==> flow/design.v <==
module encode_fsm(input logic [247:0] data, input logic clk_out, reset, start, output logic [61:0] coded_kmer, output logic coded_ready);
    always_ff @(posedge clk_out) begin
        if(reset==0) begin
            coded_ready<=0;
        end
        else if(start) begin  
            coded_kmer[ 0 ]<=data[ 1 ]^data[ 2 ];
            coded_kmer[ 2 ]<=data[ 9 ]^data[ 10 ];
            coded_kmer[ 4 ]<=data[ 17 ]^data[ 18 ];
            coded_kmer[ 6 ]<=data[ 25 ]^data[ 26 ];
            coded_kmer[ 8 ]<=data[ 33 ]^data[ 34 ];
            coded_kmer[ 10 ]<=data[ 41 ]^data[ 42 ];
            coded_kmer[ 12 ]<=data[ 49 ]^data[ 50 ];
            coded_kmer[ 14 ]<=data[ 57 ]^data[ 58 ];
            coded_kmer[ 16 ]<=data[ 65 ]^data[ 66 ];
            coded_kmer[ 18 ]<=data[ 73 ]^data[ 74 ];
            coded_kmer[ 20 ]<=data[ 81 ]^data[ 82 ];
            coded_kmer[ 22 ]<=data[ 89 ]^data[ 90 ];
            coded_kmer[ 24 ]<=data[ 97 ]^data[ 98 ];
            coded_kmer[ 26 ]<=data[ 105 ]^data[ 106 ];
            coded_kmer[ 28 ]<=data[ 113 ]^data[ 114 ];
            coded_kmer[ 30 ]<=data[ 121 ]^data[ 122 ];
            coded_kmer[ 32 ]<=data[ 129 ]^data[ 130 ];
            coded_kmer[ 34 ]<=data[ 137 ]^data[ 138 ];
            coded_kmer[ 36 ]<=data[ 145 ]^data[ 146 ];
            coded_kmer[ 38 ]<=data[ 153 ]^data[ 154 ];
            coded_kmer[ 40 ]<=data[ 161 ]^data[ 162 ];
            coded_kmer[ 42 ]<=data[ 169 ]^data[ 170 ];
            coded_kmer[ 44 ]<=data[ 177 ]^data[ 178 ];
            coded_kmer[ 46 ]<=data[ 185 ]^data[ 186 ];
            coded_kmer[ 48 ]<=data[ 193 ]^data[ 194 ];
            coded_kmer[ 50 ]<=data[ 201 ]^data[ 202 ];
            coded_kmer[ 52 ]<=data[ 209 ]^data[ 210 ];
            coded_kmer[ 54 ]<=data[ 217 ]^data[ 218 ];
            coded_kmer[ 56 ]<=data[ 225 ]^data[ 226 ];
            coded_kmer[ 58 ]<=data[ 233 ]^data[ 234 ];
            coded_kmer[ 60 ]<=data[ 241 ]^data[ 242 ];
            coded_kmer[ 1 ]<=data[ 2 ];
            coded_kmer[ 3 ]<=data[ 10 ];
            coded_kmer[ 5 ]<=data[ 18 ];
            coded_kmer[ 7 ]<=data[ 26 ];
            coded_kmer[ 9 ]<=data[ 34 ];
            coded_kmer[ 11 ]<=data[ 42 ];
            coded_kmer[ 13 ]<=data[ 50 ];
            coded_kmer[ 15 ]<=data[ 58 ];
            coded_kmer[ 17 ]<=data[ 66 ];
            coded_kmer[ 19 ]<=data[ 74 ];
            coded_kmer[ 21 ]<=data[ 82 ];
            coded_kmer[ 23 ]<=data[ 90 ];
            coded_kmer[ 25 ]<=data[ 98 ];
            coded_kmer[ 27 ]<=data[ 106 ];
            coded_kmer[ 29 ]<=data[ 114 ];
            coded_kmer[ 31 ]<=data[ 122 ];
            coded_kmer[ 33 ]<=data[ 130 ];
            coded_kmer[ 35 ]<=data[ 138 ];
            coded_kmer[ 37 ]<=data[ 146 ];
            coded_kmer[ 39 ]<=data[ 154 ];
            coded_kmer[ 41 ]<=data[ 162 ];
            coded_kmer[ 43 ]<=data[ 170 ];
            coded_kmer[ 45 ]<=data[ 178 ];
            coded_kmer[ 47 ]<=data[ 186 ];
            coded_kmer[ 49 ]<=data[ 194 ];
            coded_kmer[ 51 ]<=data[ 202 ];
            coded_kmer[ 53 ]<=data[ 210 ];
            coded_kmer[ 55 ]<=data[ 218 ];
            coded_kmer[ 57 ]<=data[ 226 ];
            coded_kmer[ 59 ]<=data[ 234 ];
            coded_kmer[ 61 ]<=data[ 242 ];
            coded_ready<=1;
        end
        else if(coded_ready) begin  
            coded_ready<=0;      
        end
    end
endmodule
module canonic_fsm(input logic clk_out, reset, coded_ready, input logic [61:0]coded_kmer, 
					  output logic [61:0]k_canon, output logic canon_ready);  
	logic [61:0]k;    
	logic state;  
	always_ff @(posedge clk_out) begin
		if(reset==0) begin
			state<=0;
		end
		else if(coded_ready) begin
			state<=1;
		end
		else if(canon_ready) begin
			state<=0;	
		end	
	end
    always_comb begin
        begin
			k[ 1 : 0 ]=~coded_kmer[ 61 : 60 ];
			k[ 3 : 2 ]=~coded_kmer[ 59 : 58 ];
			k[ 5 : 4 ]=~coded_kmer[ 57 : 56 ];
			k[ 7 : 6 ]=~coded_kmer[ 55 : 54 ];
			k[ 9 : 8 ]=~coded_kmer[ 53 : 52 ];
			k[ 11 : 10 ]=~coded_kmer[ 51 : 50 ];
			k[ 13 : 12 ]=~coded_kmer[ 49 : 48 ];
			k[ 15 : 14 ]=~coded_kmer[ 47 : 46 ];
			k[ 17 : 16 ]=~coded_kmer[ 45 : 44 ];
			k[ 19 : 18 ]=~coded_kmer[ 43 : 42 ];
			k[ 21 : 20 ]=~coded_kmer[ 41 : 40 ];
			k[ 23 : 22 ]=~coded_kmer[ 39 : 38 ];
			k[ 25 : 24 ]=~coded_kmer[ 37 : 36 ];
			k[ 27 : 26 ]=~coded_kmer[ 35 : 34 ];
			k[ 29 : 28 ]=~coded_kmer[ 33 : 32 ];
			k[ 31 : 30 ]=~coded_kmer[ 31 : 30 ];
			k[ 33 : 32 ]=~coded_kmer[ 29 : 28 ];
			k[ 35 : 34 ]=~coded_kmer[ 27 : 26 ];
			k[ 37 : 36 ]=~coded_kmer[ 25 : 24 ];
			k[ 39 : 38 ]=~coded_kmer[ 23 : 22 ];
			k[ 41 : 40 ]=~coded_kmer[ 21 : 20 ];
			k[ 43 : 42 ]=~coded_kmer[ 19 : 18 ];
			k[ 45 : 44 ]=~coded_kmer[ 17 : 16 ];
			k[ 47 : 46 ]=~coded_kmer[ 15 : 14 ];
			k[ 49 : 48 ]=~coded_kmer[ 13 : 12 ];
			k[ 51 : 50 ]=~coded_kmer[ 11 : 10 ];
			k[ 53 : 52 ]=~coded_kmer[ 9 : 8 ];
			k[ 55 : 54 ]=~coded_kmer[ 7 : 6 ];
			k[ 57 : 56 ]=~coded_kmer[ 5 : 4 ];
			k[ 59 : 58 ]=~coded_kmer[ 3 : 2 ];
			k[ 61 : 60 ]=~coded_kmer[ 1 : 0 ];
			if(k<coded_kmer) begin
				k_canon=k;
			end
			else begin
				k_canon=coded_kmer;  
			end
		end
		canon_ready=state;
    end                                                     
endmodule
module k_canon_to_hash_result_velocidad_3pasos(input logic clk_out, reset, canon_ready, input logic [61:0]k_canon,  
							  output logic [63:0] hash_result, output logic hash_ready);
    logic [63:0] k0, k1, k2, k3, k4, k5, k6;
	logic [8:0] state, nextstate;  
	logic [31:0] x0, x1, x2, x3, x4, x5,x6, x7, x8, x9, 
	             x0_, x1_, x2_, x3_, x4_, x5_,x6_, x7_, x8_, x9_;
	logic [18:0] y0, y1, y2, w0, w1, w2, n0, 
				 y0_, y1_, y2_, w0_, w1_, w2_, n0_;
	always_ff @(posedge clk_out) begin
		if(reset==0) begin
			state<=0;
			hash_ready<=0;
		end
		else if(canon_ready) begin
			state<=1;
		end  
		else if(state==0) begin
			hash_ready<=0;  
		end	 
		else if(state==1) begin
			state<=2;
		end  
		else if(state==2) begin
			state<=3;
		end  
		else if(state==3) begin
			state<=4;
		end  
		else if(state==4) begin
			state<=5;
		end  
		else if(state==5) begin
			state<=6;
		end  
		else if(state==6) begin
			state<=7;
		end  
		else if(state==7) begin
			state<=8;		
		end  
		else if(state==8) begin
			state<=9;
		end  
		else if(state==9) begin
			state<=10;
		end  
		else if(state==10) begin
			state<=11;
		end  
		else if(state==11) begin
			state<=12;
		end  
		else if(state==12) begin
			state<=13;
		end  
		else if(state==13) begin
			state<=14;
		end  
		else if(state==14) begin
			state<=0;
			hash_ready<=1;
		end  
	end  
	always_ff @(posedge clk_out) begin
	case(state)
		1: k0 <= k_canon>>33;
		2: k1 <= k0^k_canon;
		3: begin
			x0<=k1[15:0]*'b1000110011001101;
			x1<=k1[31:16]*'b1000110011001101;
			x2<=k1[15:0]*'b1110110101010101;
			x3<=k1[15:0]*'b1010111111010111;
			x4<=k1[31:16]*'b1110110101010101;
			x5<=k1[47:32]*'b1000110011001101;
			x6<=k1[15:0]*'b1111111101010001;
			x7<=k1[31:16]*'b1010111111010111;
			x8<=k1[47:32]*'b1110110101010101;
			x9<=k1[63:48]*'b1000110011001101;
		end
		4: begin
			y0<= x3[31:16]  + x4[31:16]  + x5[31:16];
			y1<= x6[15:0] + x7[15:0] + x8[15:0];
			w0<= x1[31:16] + x2[31:16] + x3[15:0];
			w1<= x4[15:0] + x5[15:0];
			n0<= x0[31:16] + x2[15:0] + x1[15:0];
			k2[15:0]<= x0[15:0];
		end
		5: begin
			y2<= y0 + y1 + x9[15:0];
			w2<= w0 + w1 + n0[17:16];
			k2[31:16]<=n0;
		end
		6: begin
			k2[63:48]<= y2 + w2[18:16];
			k2[47:32]<= w2;		
		end
		7: k3 <= k2>>33;
		8: k4 <= k3^k2;
		9: begin
			x0_<=k4[15:0]*'b1110110001010011;
			x1_<=k4[31:16]*'b1110110001010011;
			x2_<=k4[15:0]*'b0001101010000101;
			x3_<=k4[15:0]*'b1011100111111110;
			x4_<=k4[31:16]*'b0001101010000101;
			x5_<=k4[47:32]*'b1110110001010011;
			x6_<=k4[15:0]*'b1100010011001110;
			x7_<=k4[31:16]*'b1011100111111110;
			x8_<=k4[47:32]*'b0001101010000101;
			x9_<=k4[63:48]*'b1110110001010011;
		end
		10: begin
            y0_<= x3_[31:16]  + x4_[31:16]  + x5_[31:16];
			y1_<= x6_[15:0] + x7_[15:0] + x8_[15:0];
			w0_<= x1_[31:16] + x2_[31:16] + x3_[15:0];
			w1_<= x4_[15:0] + x5_[15:0];
			n0_<= x0_[31:16] + x2_[15:0] + x1_[15:0];
			k5[15:0]<= x0_[15:0];
		end
		11: begin
			y2_<= y0_ + y1_ + x9_[15:0];
			w2_<= w0_ + w1_ + n0_[17:16];
			k5[31:16]<=n0_;
        end
		12: begin
			k5[63:48]<= y2_ + w2_[18:16];
			k5[47:32]<= w2_;
		end
		13: k6 <= k5>>33;
		14: hash_result <= k6^k5;
	endcase
	end
endmodule: k_canon_to_hash_result_velocidad_3pasos
module ldz_position(input logic reset, clk_out, hash_ready, input logic [63:0]hash_result, input logic start,  
output logic [5:0]ldz, output logic ldz_ready, output logic [31:0] sum_ldz);
	logic state;  
	logic [63:0]Ms;
    logic [31:0] bits32;
    logic [15:0] bits16;
    logic [8:0] bits8;
    logic [3:0] bits4;
    logic [1:0] bits2; 
    logic bits[31:0];
	always_ff @(posedge clk_out) begin
	    if(reset==0) begin
            ldz_ready<= 0;
            sum_ldz<=0;
            state<=0;
        end
        else begin
		if(hash_ready) begin
			state<=1;
		end
		else begin
			state<=0;	
		end	
        if(state) begin
            ldz_ready<=1;
            sum_ldz<=sum_ldz+ldz;
        end
        else begin
            ldz_ready<=0;
        end
        end
	end 
    always_comb begin
        begin
			Ms[13:0]=14'b10000000000000;
			Ms[63:14]=hash_result[63:14];
			ldz[5]=(Ms[63:32]==0);  
			if(ldz[5])
				bits32= Ms[31:0];
			else
				bits32[31:0]= Ms[63:32];  
			ldz[4]= (bits32[31:16]==0);  
			 if(ldz[4])
				bits16=bits32[15:0]; 
			 else             
				bits16=bits32[31:16];  
			 ldz[3]=(bits16[15:8]==0);  
			 if(ldz[3])
				bits8=bits16[7:0];
			 else
				bits8=bits16[15:8];
			 ldz[2]=(bits8[7:4]==0);
			 if(ldz[2])
				bits4=bits8[3:0];  
			 else
				bits4=bits8[7:4];
			 ldz[1]=(bits4[3:2]==0); 
			 if(ldz[1])
				bits2=bits4[1:0];            
			 else
				bits2=bits4[3:2];			 
			 ldz[0]=(bits2[1]==0); 
		end
    end
endmodule: ldz_position
module kmer_hash_top(
    input  logic        clk_out,
    input  logic        reset,         
    input  logic        in_valid,
    input  logic [7:0]  in_char,
    output logic        in_ready,
    output logic        out_valid,
    output logic [63:0] out_hash,
    output logic [5:0]  out_ldz,
    output logic [31:0] out_sum
);
    logic [247:0] data;
    logic [4:0]   count;
    logic         busy;
    logic         start;
    logic [61:0]  coded_kmer;  logic coded_ready;
    logic [61:0]  k_canon;     logic canon_ready;
    logic [63:0]  hash_result; logic hash_ready;
    logic [5:0]   ldz;         logic ldz_ready;
    logic [31:0]  sum_ldz;
    assign in_ready = ~busy;
    always_ff @(posedge clk_out) begin
        if(reset==0) begin
            data<=0;
            count<=0;
            busy<=0;
            start<=0;
        end
        else begin
            start<=0;
            if(in_valid && !busy) begin
                if(in_char==8'b0) begin
                    data<=0;
                    count<=0;
                end
                else begin
                    data[247:8]<=data[239:0];
                    data[7:0]<=in_char;
                    if(count>=30) begin
                        count<=31;
                        start<=1;
                        busy<=1;
                    end
                    else begin
                        count<=count+1;
                    end
                end
            end
            else if(hash_ready) begin
                busy<=0;
            end
        end
    end
    encode_fsm f1(.data(data), .clk_out(clk_out), .reset(reset), .start(start),
                  .coded_kmer(coded_kmer), .coded_ready(coded_ready));
    canonic_fsm f2(.clk_out(clk_out), .reset(reset), .coded_ready(coded_ready),
                   .coded_kmer(coded_kmer), .k_canon(k_canon), .canon_ready(canon_ready));
    k_canon_to_hash_result_velocidad_3pasos f3(.clk_out(clk_out), .reset(reset),
                   .canon_ready(canon_ready), .k_canon(k_canon),
                   .hash_result(hash_result), .hash_ready(hash_ready));
    ldz_position f4(.reset(reset), .clk_out(clk_out), .hash_ready(hash_ready),
                    .hash_result(hash_result), .start(start),
                    .ldz(ldz), .ldz_ready(ldz_ready), .sum_ldz(sum_ldz));
    assign out_valid = ldz_ready;
    assign out_hash  = hash_result;
    assign out_ldz   = ldz;
    assign out_sum   = sum_ldz;
endmodule
From RTL to reports: kmer_hash_top
The steps from the RTL of kmer_hash_top to its reports follow in flow order.
Line numbers count from 1 in the design file above.
Operators carry their Yosys type and port widths (W data, S select, Z words).
A cell with - has no value.
- top: kmer_hash_top
- clock input: clk_out
- cell library: sky130hd
- library corner: tt_025C_1v80

After elaboration
Source: Yosys, flattened and elaborated, memories not mapped. Widths are those after wreduce. Registers that Yosys merges into a memory's read port (data or address) are not register bits. Print and check cells do not count. Equal cells are merged and count once.
- noted reduce/logical cells: 20
- magnitude comparators: 2
- noted eq/ne operators: 30
- add/sub/neg operators: 30
- muxes and demuxes: 50
- bitwise operators at 71
- multipliers: 20
- operator list (cell ; count):
    $mul A16 B16 Y32 const B ; 9
    $mul A16 B13 Y29 const B ; 2
    $mul A16 B16 Y16 const B ; 2
    $mul A16 B15 Y15 const B ; 2
    $mul A16 B15 Y31 const B ; 1
    $mul A16 B14 Y16 const B ; 2
    $mux W235 ; 1
    $mul A16 B13 Y16 const B ; 1
    $add A16 B16 Y16 ; 12
    $mul A16 B9 Y16 const B ; 1
    $xor A31 B64 Y64 ; 2
    $mux W9 ; 14
    $add A16 B16 Y17 ; 6
    $eq A9 B4 Y1 const B ; 7
    $not A2 Y2 ; 31
    $xor A29 B62 Y62 ; 1
    $lt A62 B62 Y1 ; 1
    $mux W62 ; 1
    $add A19 B16 Y19 ; 2
    $add A19 B19 Y19 ; 2
    $add A19 B2 Y19 ; 2
    $add A17 B16 Y18 ; 2
    $eq A9 B3 Y1 const B ; 4
    $add A16 B3 Y16 ; 2
    $add A32 B6 Y32 ; 1
    $logic_not A32 Y1 ; 1
    $mux W32 ; 1
    $xor A1 B1 Y1 ; 31
Other operator kinds: 28; their cells: 79.
- register bits at 1524
- noted output and inout bits: 104
- elaborated cells at 346
- bits of input ports: 11

Logic depth
Longest topological path by Yosys (ltp), each cell counted once; first at word level (registers and memories cut), then after technology mapping (sequential cells cut; the memories' decode and read muxes count).
- depth in word-level cells at 17
- ABC_AREA at 0
- depth in mapped cells at 24
- mapped depth without buffers at 23

Mapped cells and area
The flow's flattened synthesis, as Yosys stat reports it; memories are mapped. The netlist is that of the ABC_AREA named above (0 if unset); the other value can give another one.
The area totals of this step are shown rounded.
- cell types (cell type ; count ; total area (µm²)):
    sky130_fd_sc_hd__edfxtp_1 ; 1191 ; 3.58E+04
    sky130_fd_sc_hd__fa_1 ; 1314 ; 2.63E+04
    sky130_fd_sc_hd__ha_1 ; 2072 ; 2.59E+04
    sky130_fd_sc_hd__inv_1 ; 2427 ; 9.11E+03
    sky130_fd_sc_hd__xnor2_1 ; 597 ; 5.23E+03
    sky130_fd_sc_hd__dfxtp_1 ; 121 ; 2.42E+03
    sky130_fd_sc_hd__a21oi_1 ; 443 ; 2.22E+03
    sky130_fd_sc_hd__xor2_1 ; 251 ; 2.2E+03
    sky130_fd_sc_hd__o21ai_0 ; 285 ; 1.43E+03
    sky130_fd_sc_hd__nor2_1 ; 371 ; 1.39E+03
    sky130_fd_sc_hd__nand2_1 ; 311 ; 1167.37
    sky130_fd_sc_hd__a21o_1 ; 147 ; 1.1E+03
    sky130_fd_sc_hd__nand3_1 ; 171 ; 855.821
    sky130_fd_sc_hd__nor3_1 ; 154 ; 770.739
    sky130_fd_sc_hd__o21bai_1 ; 82 ; 615.59
    sky130_fd_sc_hd__o21a_1 ; 75 ; 563.04
    sky130_fd_sc_hd__a211oi_1 ; 57 ; 427.91
    sky130_fd_sc_hd__mux2i_1 ; 40 ; 400.384
Not listed: further types 63, cells in them 762.
- buffer cells at 54
- mapped area: 0.123 mm²
- flip-flops: 1312
- noted cells in the netlist: 10871
The figures by module come from a second, unflattened synthesis with its own total; it is not the netlist above.
- cell total of the unflattened synthesis: 11741
- noted area (unflattened synthesis): 0.132 mm²
Rows give one instance, submodules left out.
- modules (module ; instances ; area (mm²) ; cells):
    k_canon_to_hash_result_velocidad_3pasos ; 1 ; 0.115 ; 9986
    kmer_hash_top ; 1 ; 0.011 ; 1172
    ldz_position ; 1 ; 0.00236 ; 279
    encode_fsm ; 1 ; 0.00217 ; 96
    canonic_fsm ; 1 ; 0.00165 ; 208

Worst setup path after synthesis
Path of least setup slack by OpenSTA after synthesis, without wires, with an ideal clock, recovery checks aside; 20% of the period is set as input and as output delay. Where synthesis merged equal registers, the netlist keeps one of their names.
- path kind: register to register
- start: register f3.k1[5]
- end: register f3.x3[31]
- noted delay of the path: 6.474 ns
- noted arrival: 6.197 ns
- noted required time: 7.223 ns
- clock period at 7.5 ns
- stages at 24
- noted path slack: 1.025 ns
- synthesis period reached: 6.475 ns
"delay of the path" is the arrival time less input delay plus setup time.
"stages" counts driving pins, that of a launching flip-flop among them; a cell with two outputs on the path counts twice.
"synthesis period reached" = period - worst setup slack (recovery checks aside). The figure is calculated, with input and output delays left at 20% of the set period.
Between the ends stands the longest chain of elaborated cells between them, by number of cells; it is not shown to be the way that was timed. Of several equally long chains one is given.
Each line given opens the expression or statement behind the cell; cells for indexed reads and writes are added by Yosys, which also makes memories of some case tables.
- cells stage by stage: sky130_fd_sc_hd__edfxtp_1 -> sky130_fd_sc_hd__inv_1 -> sky130_fd_sc_hd__ha_1 -> sky130_fd_sc_hd__fa_1 -> sky130_fd_sc_hd__inv_1 -> sky130_fd_sc_hd__fa_1 -> sky130_fd_sc_hd__inv_1 -> sky130_fd_sc_hd__fa_1 -> sky130_fd_sc_hd__inv_1 -> sky130_fd_sc_hd__fa_1 -> sky130_fd_sc_hd__inv_1 -> sky130_fd_sc_hd__fa_1 -> sky130_fd_sc_hd__inv_1 -> sky130_fd_sc_hd__ha_1 -> sky130_fd_sc_hd__or3_1 -> sky130_fd_sc_hd__or3_1 -> sky130_fd_sc_hd__nor3_1 -> sky130_fd_sc_hd__o31ai_1 -> sky130_fd_sc_hd__a31oi_1 -> sky130_fd_sc_hd__a21o_1 -> sky130_fd_sc_hd__o31a_1 -> sky130_fd_sc_hd__o21ai_1 -> sky130_fd_sc_hd__o311ai_0 -> sky130_fd_sc_hd__o211ai_1
- noted length of the longest elaborated chain: 1
- noted elaborated cells between the ends (all ways): 1
- those cells by class: mul: 1
- ends and longest elaborated chain, post-synthesis (what ; line ; RTL):
    from (decl) ; 136 ; logic [63:0] k0, k1, k2, k3, k4, k5, k6;
    from (assign) ; 200 ; 2: k1 <= k0^k_canon;
    $mul A16 B16 Y32 ; 205 ; x3<=k1[15:0]*'b1010111111010111;
    to (assign) ; 205 ;
    to (decl) ; 138 ; logic [31:0] x0, x1, x2, x3, x4, x5,x6, x7, x8, x9,

Timing after layout
Path of least setup slack in the final report of entry C (OpenROAD, finished layout, wires in). Where an end is a register, its clock arrival counts in the times.
- path kind: register to register
- start: register f3.k1[2]
- end: register f3.x2[30]
- noted required time: 6.53 ns
- stages at 24
- noted arrival: 6.80 ns
- clock period at 5.96 ns
- noted path slack: -0.27 ns
Between the ends stands the longest chain of elaborated cells between them, by number of cells; it is not shown to be the way that was timed. Of several equally long chains one is given.
- cells stage by stage: sky130_fd_sc_hd__edfxtp_1 -> sky130_fd_sc_hd__buf_4 -> sky130_fd_sc_hd__fa_1 -> sky130_fd_sc_hd__inv_2 -> sky130_fd_sc_hd__fa_1 -> sky130_fd_sc_hd__inv_2 -> sky130_fd_sc_hd__fa_1 -> sky130_fd_sc_hd__inv_1 -> sky130_fd_sc_hd__fa_1 -> sky130_fd_sc_hd__fa_1 -> sky130_fd_sc_hd__inv_1 -> sky130_fd_sc_hd__fa_1 -> sky130_fd_sc_hd__ha_4 -> sky130_fd_sc_hd__a21oi_4 -> sky130_fd_sc_hd__o21ai_2 -> sky130_fd_sc_hd__buf_6 -> sky130_fd_sc_hd__o21ba_4 -> sky130_fd_sc_hd__a211o_1 -> sky130_fd_sc_hd__a31oi_4 -> sky130_fd_sc_hd__a211o_1 -> sky130_fd_sc_hd__o41ai_4 -> sky130_fd_sc_hd__o21bai_1 -> sky130_fd_sc_hd__a21oi_1 -> sky130_fd_sc_hd__xnor2_1
- noted length of the longest elaborated chain: 1
- noted elaborated cells between the ends (all ways): 1
- those cells by class: mul: 1
- ends and longest elaborated chain, after layout (what ; line ; RTL):
    from (decl) ; 136 ; logic [63:0] k0, k1, k2, k3, k4, k5, k6;
    from (assign) ; 200 ; 2: k1 <= k0^k_canon;
    $mul A16 B16 Y32 ; 204 ; x2<=k1[15:0]*'b1110110101010101;
    to (assign) ; 204 ;
    to (decl) ; 138 ; logic [31:0] x0, x1, x2, x3, x4, x5,x6, x7, x8, x9,

Memo
Re: implementation data of kmer_hash_top

Design kmer_hash_top on sky130hd. What follows are 3 stored runs of the flow, each under its own settings; their order means nothing. The constraints put input and output delay at 20% of the set period each and load the outputs with 0.01 pF.
"clock period achieved" means the clock period less the worst setup slack. The figure is calculated, with input and output delays left at 20% of the set period.
By "worst setup path time" is meant the share of the clock period that the worst setup path is allowed (20% is reserved at inputs, 20% at outputs), minus its slack. Clock arrival times at its registers enter into it.
By "power" is meant OpenSTA's value without simulated activity: inputs other than the clock are taken to toggle once in ten clock periods, and the tool carries that through the logic.
Values from the reports are rounded here.

Entry A

==> flow/run.sh <==
#!/bin/bash
# the make line also repeats the synthesis and layout settings of config.mk as NAME=value (left out here)
make -C /OpenROAD-flow-scripts/flow DESIGN_CONFIG=/design/flow/config.mk WORK_HOME=/design/flow/orfs CLKGATE_MAP_FILE= finish
==> flow/config.mk <==
export PLATFORM = sky130hd
export DESIGN_NAME = kmer_hash_top
export DESIGN_NICKNAME = kmer_hash_top
export VERILOG_FILES = /design/flow/design.v
export SDC_FILE = /design/flow/constraint.sdc
export NUM_CORES = 4
export LEC_CHECK = 0
export CAP_MARGIN = 20
export CELL_PAD_IN_SITES_DETAIL_PLACEMENT = 0
export CELL_PAD_IN_SITES_GLOBAL_PLACEMENT = 2
export CORE_MARGIN = 4
export CORE_UTILIZATION = 71
export GPL_ROUTABILITY_DRIVEN = 1
export MIN_ROUTING_LAYER = met2
export SETUP_SLACK_MARGIN = 0.17
export SLEW_MARGIN = 20
export TNS_END_PERCENT = 50
==> flow/constraint.sdc <==
create_clock -name core_clock -period 7.5 [get_ports {clk_out}]
set_input_delay 1.5000 -clock core_clock [delete_from_list [all_inputs] [get_ports {clk_out}]]
set_output_delay 1.5000 -clock core_clock [all_outputs]
set_load 0.01 [all_outputs]

Entry A: unfinished; error GPL-0301 in placement.

Entry B

==> flow/run.sh <==
#!/bin/bash
# the make line also repeats the synthesis and layout settings of config.mk as NAME=value (left out here)
make -C /OpenROAD-flow-scripts/flow DESIGN_CONFIG=/design/flow/config.mk WORK_HOME=/design/flow/orfs CLKGATE_MAP_FILE= finish
==> flow/config.mk <==
export PLATFORM = sky130hd
export DESIGN_NAME = kmer_hash_top
export DESIGN_NICKNAME = kmer_hash_top
export VERILOG_FILES = /design/flow/design.v
export SDC_FILE = /design/flow/constraint.sdc
export NUM_CORES = 4
export LEC_CHECK = 0
export CAP_MARGIN = 20
export CELL_PAD_IN_SITES_DETAIL_PLACEMENT = 0
export CELL_PAD_IN_SITES_GLOBAL_PLACEMENT = 2
export CORE_MARGIN = 4
export CORE_UTILIZATION = 71
export CTS_CLUSTER_SIZE = 48
export GPL_ROUTABILITY_DRIVEN = 0
export MIN_ROUTING_LAYER = met2
export SETUP_SLACK_MARGIN = 0.17
export SLEW_MARGIN = 20
export TNS_END_PERCENT = 50
==> flow/constraint.sdc <==
create_clock -name core_clock -period 7.5 [get_ports {clk_out}]
set_input_delay 1.5000 -clock core_clock [delete_from_list [all_inputs] [get_ports {clk_out}]]
set_output_delay 1.5000 -clock core_clock [all_outputs]
set_load 0.01 [all_outputs]

Entry B: unfinished; error GPL-0301 in placement.

Entry C

==> flow/run.sh <==
#!/bin/bash
# the make line also repeats the synthesis and layout settings of config.mk as NAME=value (left out here)
make -C /OpenROAD-flow-scripts/flow DESIGN_CONFIG=/design/flow/config.mk WORK_HOME=/design/flow/orfs CLKGATE_MAP_FILE= finish
==> flow/config.mk <==
export PLATFORM = sky130hd
export DESIGN_NAME = kmer_hash_top
export DESIGN_NICKNAME = kmer_hash_top
export VERILOG_FILES = /design/flow/design.v
export SDC_FILE = /design/flow/constraint.sdc
export NUM_CORES = 4
export LEC_CHECK = 0
export CAP_MARGIN = 20
export CORE_MARGIN = 2
export CORE_UTILIZATION = 66
export GPL_ROUTABILITY_DRIVEN = 0
export HOLD_SLACK_MARGIN = 0.1
export SLEW_MARGIN = 20
==> flow/constraint.sdc <==
create_clock -name core_clock -period 5.96 [get_ports {clk_out}]
set_input_delay 1.1920 -clock core_clock [delete_from_list [all_inputs] [get_ports {clk_out}]]
set_output_delay 1.1920 -clock core_clock [all_outputs]
set_load 0.01 [all_outputs]

Measured in entry C:
- standard-cell area after layout: 0.139 mm²
- setup slack of the critical path: -0.270 ns
- noted the worst setup path time: 6.23 ns
- worst setup path type: register to register
- lowest hold slack at 0.416 ns
- noted the die area: 0.19 mm²
- noted the utilization of the finished layout: 0.75
- total negative setup slack at -1.47 ns
- noted the post-synthesis cell area: 0.123 mm²
- noted the clock period achieved: 6.230 ns
- power at 19.4 mW
